==> flow/design.v <==
module FpCustomAddSub 
# (
	parameter	ManWidth	=	16,
	parameter	ExpWidth	=	6
)
(Rst_i,Clk_i,A_i,B_i,AddSub_i,Nd_i,Result_o,ResultValid_o);	
	function integer Log2;
	input integer value;
		begin
			Log2 = 0;
			while (value > 1) begin
				value   = value >> 1;
				Log2    = Log2 + 1;
			end
		end
	endfunction
	localparam	InOutWidth	=	1+ExpWidth+ManWidth;
	localparam	ExtManWidth	=	ManWidth+1;
	localparam	Stages	=	Log2(InOutWidth);
	input	Rst_i;
	input	Clk_i;
	input	[InOutWidth-1:0]	A_i;
	input	[InOutWidth-1:0]	B_i;
	input	AddSub_i;
	input	Nd_i;
	output	[InOutWidth-1:0]	Result_o;
	output	ResultValid_o;
	wire	signB	=	B_i[InOutWidth-1]^AddSub_i;
	wire	[InOutWidth-2:0]	absA	=	A_i[InOutWidth-2:0];
	wire	[InOutWidth-2:0]	absB	=	B_i[InOutWidth-2:0];
	reg		[InOutWidth-1:0]	muxA;
	reg		[InOutWidth-1:0]	muxB;
	reg	impliedA;
	reg	impliedB;
	reg	[InOutWidth-1:0]	muxAReg;
	reg	[InOutWidth-1:0]	muxBReg;
	reg	[ExpWidth-1:0]		expDiff;
	reg	addSubOrepation;
	wire	[ManWidth:0]	manA	=	{impliedA,	muxAReg[ManWidth-1:0]};
	wire	[ManWidth:0]	manB	=	{impliedB,	muxBReg[ManWidth-1:0]};
	reg	[ManWidth:0]	manANorm;
	reg	[ManWidth:0]	manBNorm;
	reg	addSubOrepationReg;
	reg	[ExtManWidth:0]	manSum;
	wire	[Stages-1:0]	distance;
	wire	[ExtManWidth+1:0]	dataArray	[0:Stages];
	wire	[Stages+1:0]	distanceR	=	{2'b00,distanceR1};
	reg		[ExtManWidth-1:0]	manSumReg;
	wire	[ExtManWidth-1:0]	normCMan	=	manSumReg	<<	distanceR1[Stages-1:0];	 
	reg	[ManWidth-1:0]	manC;
	reg	[ExpWidth-1:0]	expAPipe	[0:4];
	reg	[ExpWidth-1:0]	expC;
	reg	[4:0]	signC;
	reg	[8:0]	valid;
	assign  dataArray [0]	=	manSum;		
	assign	Result_o	=	{signC[4],expC,manC};
	assign	ResultValid_o	=	valid[4];
	always	@(*)	begin
		if	(absA<absB)	begin
			muxA	<=	{signB,absB};
			muxB	<=	{A_i[InOutWidth-1],absA};
		end	else	begin
			muxA	<=	{A_i[InOutWidth-1],absA};
			muxB	<=	{signB,absB};
		end 
	end
	always	@(posedge	Clk_i)	begin
		if	(muxA	[InOutWidth-2 -:ExpWidth]	==	8'h00)	begin	 
			impliedA	<=	1'b0;	 
		end	else	begin
			impliedA	<=	1'b1;	 
		end
		if	(muxB	[InOutWidth-2 -:ExpWidth]	==	8'h00)	begin	 
			impliedB	<=	1'b0;
		end	else	begin
			impliedB	<=	1'b1;
		end
		muxAReg	<=	muxA;
		muxBReg	<=	muxB;
		expDiff	<=	muxA[InOutWidth-2 -:ExpWidth]	-	muxB[InOutWidth-2 -:ExpWidth];	 
		addSubOrepation	<=	muxA[InOutWidth-1]	^	muxB[InOutWidth-1];	 
	end
	always	@(posedge	Clk_i)	begin
		manANorm	<=	manA;
		manBNorm	<=	manB	>>	expDiff;	 
		addSubOrepationReg <= addSubOrepation;
	end
	always	@(posedge	Clk_i)	begin
		if	(Rst_i)	begin
			manSum	<=	{ExtManWidth{1'b0}};
		end	else	if	(!addSubOrepationReg)	begin
			manSum	<=	{1'b0,	manANorm}	+	{1'b0,	manBNorm};
		end	else	begin
			manSum	<=	{1'b0,	manANorm}	-	{1'b0,	manBNorm};
		end
	end
	genvar	i;
	generate	
		for (i=0; i<Stages; i=i+1)	begin: searchMSB
			wire [ExtManWidth+1:0] dataIn;	
			wire [ExtManWidth+1:0] shitedDataOut;
			wire [ExtManWidth+1:0] dataOut;
			assign  dataIn = dataArray[i];
			wire    shiftDesired = ~|(dataIn[ExtManWidth+1:ExtManWidth+1-(1 << (Stages-1-i))]);
			assign  distance[(Stages-1-i)] = shiftDesired;		
			assign  shitedDataOut = dataIn << (1 << (Stages-1-i));	
			assign  dataOut = shiftDesired ? shitedDataOut : dataIn;	
			assign  dataArray[i+1] = dataOut;
		end
		reg	[Stages-1:0]	distanceR1;
		always	@(posedge	Clk_i)	begin
			distanceR1	<=	distance;
		end
	endgenerate	
	always	@(posedge	Clk_i)	begin
		manSumReg	<=	manSum	[ExtManWidth-1 -:ExtManWidth];
	end
	always	@(posedge	Clk_i)	begin
		if	(Rst_i)	begin
			manC	<=	{ManWidth{1'b0}};
		end	else	begin
			manC	<=	normCMan	[ExtManWidth-1 -:ManWidth];	 
		end
	end
	always	@(posedge	Clk_i)	begin	
		expAPipe[0]	<=	muxA[InOutWidth-2 -:ExpWidth];	 
		expAPipe[1]	<=	expAPipe[0];
		expAPipe[2]	<=	expAPipe[1];
		expAPipe[3]	<=	expAPipe[2];
		expAPipe[4]	<=	expAPipe[3];
	end
	always	@(posedge	Clk_i)	begin
		if	(&distanceR1)	begin
			expC	<=	{ExpWidth{1'b0}};
		end	else	begin
			if	(expAPipe[3]	>=	distanceR)	begin
				expC	<=	expAPipe[3]-distanceR+1;			 
			end	else	begin
				expC	<=	{{ExpWidth+1{1'b0}},1'b1};
			end
		end	
	end
	always	@(posedge	Clk_i)	begin
		signC	<=	{signC[3:0],	muxA[InOutWidth-1]};
	end
	always	@(posedge	Clk_i)	begin
		valid	<=	{valid[7:0],Nd_i};
	end	
endmodule
Tool chain data of FpCustomAddSub

Tool output for the design above, in the order of the flow.
Lines are those of the file above, counted from 1.
A cell with -- has no value.

Design top: FpCustomAddSub
Clock port: Clk_i
Library: sky130hd
Timing corner: tt_025C_1v80

After elaboration

Yosys after proc, flatten, opt, wreduce and memory -nomap, before mapping. Print and check cells are not counted. Equal cells are merged and count once.

Add/subtract/negate cells: 5
$lt $le $gt $ge: 2
Shift operators: 2
Muxes and demuxes: 9
Bitwise operators: 3
Reduce/logical cells: 12

Operator list:

| operator                                     | number |
| 2-to-1 mux 19 bit                            | 3 |
| 2-to-1 mux 23 bit                            | 2 |
| less-than comparator 22 bit                  | 1 |
| adder 17 x 17 -> 18 bit                      | 1 |
| subtractor 17 x 17 -> 18 bit                 | 1 |
| 2-to-1 mux 18 bit                            | 1 |
| << shifter 17 x 4 -> 17 bit                  | 1 |
| >> shifter 17 x 6 -> 17 bit                  | 1 |
| zero test 6 bit                              | 2 |
| OR reduction 8 bit                           | 1 |
| adder 6 x 2 -> 6 bit (second input constant) | 1 |
| subtractor 6 x 4 -> 6 bit                    | 1 |
| greater-or-equal comparator 6 x 4 -> 1 bit   | 1 |
| subtractor 6 bit                             | 1 |
| OR reduction 5 bit                           | 1 |
| zero test 1 bit                              | 4 |
| OR reduction 2 bit                           | 2 |
| AND reduction 4 bit                          | 1 |
| OR reduction 3 bit                           | 1 |
| 2-to-1 mux 1 bit                             | 3 |
| bitwise XOR 1 bit                            | 2 |
| NOT 1 bit                                    | 1 |

Register bits: 171
Input bits: 50
Output and inout port bits: 24

Longest topological paths

Longest topological path by Yosys (ltp), each cell counted once; first at word level (registers and memories cut), then after technology mapping (sequential cells cut; the memories' decode and read muxes count).

Word-level depth: 8
ABC_AREA: 0
Mapped depth: 17
Depth with buffers taken out: 17

After synthesis

Yosys stat after the flow's synthesis: flattened, memories mapped to cells. It holds for the ABC_AREA given above (unset counts as 0); a run with the other value may have another netlist.
The area totals of this step are shown rounded.

Cells by type:

| cell                      | number | area in all (um^2) |
| sky130_fd_sc_hd__dfxtp_1  | 171    | 3.42E+03 |
| sky130_fd_sc_hd__ha_1     | 52     | 650.624 |
| sky130_fd_sc_hd__mux2i_1  | 36     | 360.346 |
| sky130_fd_sc_hd__nor2_1   | 84     | 315.302 |
| sky130_fd_sc_hd__xnor2_1  | 29     | 253.994 |
| sky130_fd_sc_hd__a21oi_1  | 49     | 245.235 |
| sky130_fd_sc_hd__a211oi_1 | 26     | 195.187 |
| sky130_fd_sc_hd__inv_1    | 52     | 195.187 |
| sky130_fd_sc_hd__mux2_2   | 17     | 191.434 |
| sky130_fd_sc_hd__nand2_1  | 44     | 165.158 |
| sky130_fd_sc_hd__o21ai_0  | 28     | 140.134 |
| sky130_fd_sc_hd__mux2_1   | 11     | 123.869 |
| sky130_fd_sc_hd__mux4_2   | 5      | 112.608 |
| sky130_fd_sc_hd__nor3_1   | 20     | 100.096 |
| sky130_fd_sc_hd__clkbuf_1 | 24     | 90.086 |
| sky130_fd_sc_hd__nor2b_1  | 10     | 62.56 |
| sky130_fd_sc_hd__fa_1     | 3      | 60.058 |
| sky130_fd_sc_hd__a21o_1   | 7      | 52.55 |

Other cell types: 47; their cells: 123.

Mapped cells: 791
Mapped area: 7670 um^2
Sequential part of the area: 3420 um^2
Mapped flip-flops: 171

Worst setup path after synthesis

OpenSTA on the mapped netlist: ideal clock, no wires. The path of least setup slack (recovery checks aside). Input and output delay are each 20% of the period. Register names are those of the netlist, which keeps one name where synthesis merged equal registers.

Kind: input to register
From: input port B_i[17]
To: register expDiff[4]
Clock period: 4.5 ns
Setup time: 0.103 ns
Time at the first pin: 0.900 ns
Data arrival time: 3.701 ns
Required time: 4.397 ns
Setup slack: 0.695 ns
Path delay: 2.904 ns
Driving pins on the path: 15
Synthesis period reached: 3.805 ns

"path delay" is the arrival time less input delay plus setup time.
"driving pins on the path" counts driving pins, that of a launching flip-flop among them; a cell with two outputs on the path counts twice.
"synthesis period reached" = period - worst setup slack (recovery checks aside). The figure is calculated, with input and output delays left at 20% of the set period.
Between the ends stands the longest chain of elaborated cells between them, by number of cells; it is not shown to be the way that was timed. Of several equally long chains one is given.
Each line given opens the expression or statement behind the cell; cells for indexed reads and writes are added by Yosys, which also makes memories of some case tables.

Cell sequence: sky130_fd_sc_hd__inv_1 -> sky130_fd_sc_hd__ha_1 -> sky130_fd_sc_hd__and2_1 -> sky130_fd_sc_hd__a221o_1 -> sky130_fd_sc_hd__a221oi_2 -> sky130_fd_sc_hd__o21ai_2 -> sky130_fd_sc_hd__nor2_4 -> sky130_fd_sc_hd__buf_2 -> sky130_fd_sc_hd__buf_2 -> sky130_fd_sc_hd__and3_1 -> sky130_fd_sc_hd__nor2_1 -> sky130_fd_sc_hd__ha_1 -> sky130_fd_sc_hd__o21ai_1 -> sky130_fd_sc_hd__mux2i_1 -> sky130_fd_sc_hd__a2111oi_2
Length of the longest elaborated chain: 3
Elaborated cells on any way between the ends: 4
RTL lines with such cells: 2

RTL lines, path after synthesis:

| element                     | RTL line | text |
| from (decl)                 | 23       | `input [InOutWidth-1:0] B_i;` |
| less-than comparator 22 bit | 59       | `if (absA<absB) begin` |
| 2-to-1 mux 23 bit           | 59       |  |
| subtractor 6 bit            | 80       | `expDiff <= muxA[InOutWidth-2 -:ExpWidth] - muxB[InOutWidth-2 -:ExpWidth];` |
| to (assign)                 | 80       |  |
| to (decl)                   | 37       | `reg [ExpWidth-1:0] expDiff;` |

Timing after layout

From the final timing report of run 1: the path of least setup slack in the routed layout; clock arrival at registers is part of the times.

Kind: input to register
From: input port B_i[17]
To: register expDiff[4]
Clock period: 6.9 ns
Setup time: 0.10 ns
Time at the first pin: 1.38 ns
Data arrival time: 5.42 ns
Required time: 7.23 ns
Setup slack: 1.81 ns
Driving pins on the path: 16

Between the ends stands the longest chain of elaborated cells between them, by number of cells; it is not shown to be the way that was timed. Of several equally long chains one is given.

Cell sequence: sky130_fd_sc_hd__clkdlybuf4s50_1 -> sky130_fd_sc_hd__inv_1 -> sky130_fd_sc_hd__ha_1 -> sky130_fd_sc_hd__and2_1 -> sky130_fd_sc_hd__a221o_1 -> sky130_fd_sc_hd__a221oi_2 -> sky130_fd_sc_hd__o21ai_2 -> sky130_fd_sc_hd__nor2_4 -> sky130_fd_sc_hd__buf_2 -> sky130_fd_sc_hd__buf_2 -> sky130_fd_sc_hd__and3_1 -> sky130_fd_sc_hd__nor2_1 -> sky130_fd_sc_hd__ha_1 -> sky130_fd_sc_hd__o21ai_1 -> sky130_fd_sc_hd__mux2i_1 -> sky130_fd_sc_hd__a2111oi_2
Length of the longest elaborated chain: 3
Elaborated cells on any way between the ends: 4
RTL lines with such cells: 2

RTL lines, path post-layout:

| element                     | RTL line | text |
| from (decl)                 | 23       | `input [InOutWidth-1:0] B_i;` |
| less-than comparator 22 bit | 59       | `if (absA<absB) begin` |
| 2-to-1 mux 23 bit           | 59       |  |
| subtractor 6 bit            | 80       | `expDiff <= muxA[InOutWidth-2 -:ExpWidth] - muxB[InOutWidth-2 -:ExpWidth];` |
| to (assign)                 | 80       |  |
| to (decl)                   | 37       | `reg [ExpWidth-1:0] expDiff;` |

==> results <==
Module FpCustomAddSub, platform sky130hd: 6 stored runs of the flow (Yosys, OpenROAD) with differing settings, in no particular order. Input and output delays are each 20% of the period that was set; the output load is 0.01 pF.
By "reached clock period" is meant the clock period of the run minus its worst setup slack. This is arithmetic on one report: input and output delays are still those of the set period (20% each).
By "critical setup path time" is meant the share of the clock period that the worst setup path is allowed (20% is reserved at inputs, 20% at outputs), minus its slack. Clock arrival times at its registers enter into it.
"power consumption": no workload was simulated; the value follows from the tool's default switching activity.
The measured numbers are rounded.
Among the settings, - means not set for that run.

| item                                     | run 1             | run 2                | run 3             | run 4             | run 5                | run 6             |
| ABC_AREA                                 | 0                 | 1                    | -                 | -                 | 0                    | 1                 |
| CAP_MARGIN                               | 35                | 20                   | 20                | 20                | 20                   | 20                |
| CELL_PAD_IN_SITES_GLOBAL_PLACEMENT       | 1                 | 1                    | -                 | -                 | 2                    | 0                 |
| CORE_MARGIN                              | 4                 | 4                    | 2                 | 9                 | 5                    | 2                 |
| CTS_CLUSTER_DIAMETER                     | 119               | 92                   | -                 | -                 | 282                  | -                 |
| CTS_CLUSTER_SIZE                         | 78                | 84                   | -                 | -                 | 24                   | 74                |
| GPL_TIMING_DRIVEN                        | 0                 | -                    | -                 | 0                 | 0                    | -                 |
| MIN_ROUTING_LAYER                        | met2              | -                    | -                 | -                 | met1                 | met1              |
| PLACE_DENSITY_LB_ADDON                   | 0.12              | 0.03                 | -                 | -                 | 0.05                 | 0.01              |
| SETUP_SLACK_MARGIN                       | 0.43              | -                    | -                 | -                 | 0.0                  | 0.75              |
| TNS_END_PERCENT                          | 75                | 70                   | -                 | -                 | -                    | -                 |
| period_ns                                | 6.9               | 2.65                 | 3.87              | 4.5               | 2.51                 | 3.8               |
| CORE_UTILIZATION                         | 40                | 25                   | 40                | 40                | 21                   | 61                |
| SLEW_MARGIN                              | 20                | 0                    | 20                | 20                | 5                    | 20                |
| CELL_PAD_IN_SITES_DETAIL_PLACEMENT       | -                 | 0                    | -                 | -                 | 0                    | -                 |
| MAX_ROUTING_LAYER                        | -                 | met5                 | -                 | -                 | -                    | -                 |
| CORE_ASPECT_RATIO                        | -                 | -                    | -                 | -                 | 0.87                 | -                 |
| GPL_ROUTABILITY_DRIVEN                   | -                 | -                    | -                 | -                 | -                    | 0                 |
| reached clock period (ns)                | 5.087             | 2.560                | 3.452             | 4.212             | 3.332                | 2.850             |
| power consumption (µW)                   | 4040              | 12000                | 7040              | 5940              | 12400                | 7140              |
| final setup TNS (ns)                     | 0.000             | 0.000                | 0.000             | 0.000             | -6.21                | 0.000             |
| critical setup path time (ns)            | 3.71              | 2.56                 | 2.68              | 3.31              | 3.33                 | 2.09              |
| worst path kind                          | input to register | register to register | input to register | input to register | register to register | input to register |
| total die area (um^2)                    | 21500             | 33600                | 20300             | 24500             | 40500                | 13500             |
| worst setup slack after layout (ns)      | 1.81              | 0.090                | 0.418             | 0.288             | -0.822               | 0.950             |
| standard-cell area after layout (um^2)   | 9300              | 10800                | 9420              | 9280              | 10700                | 9260              |
| worst hold slack (ns)                    | 0.322             | 0.313                | 0.320             | 0.324             | 0.304                | 0.326             |
| chip area after synthesis (Yosys) (um^2) | 7670              | 7670                 | 7670              | 7670              | 7670                 | 7670              |
| utilization after layout                 | 0.496             | 0.359                | 0.502             | 0.494             | 0.295                | 0.762             |
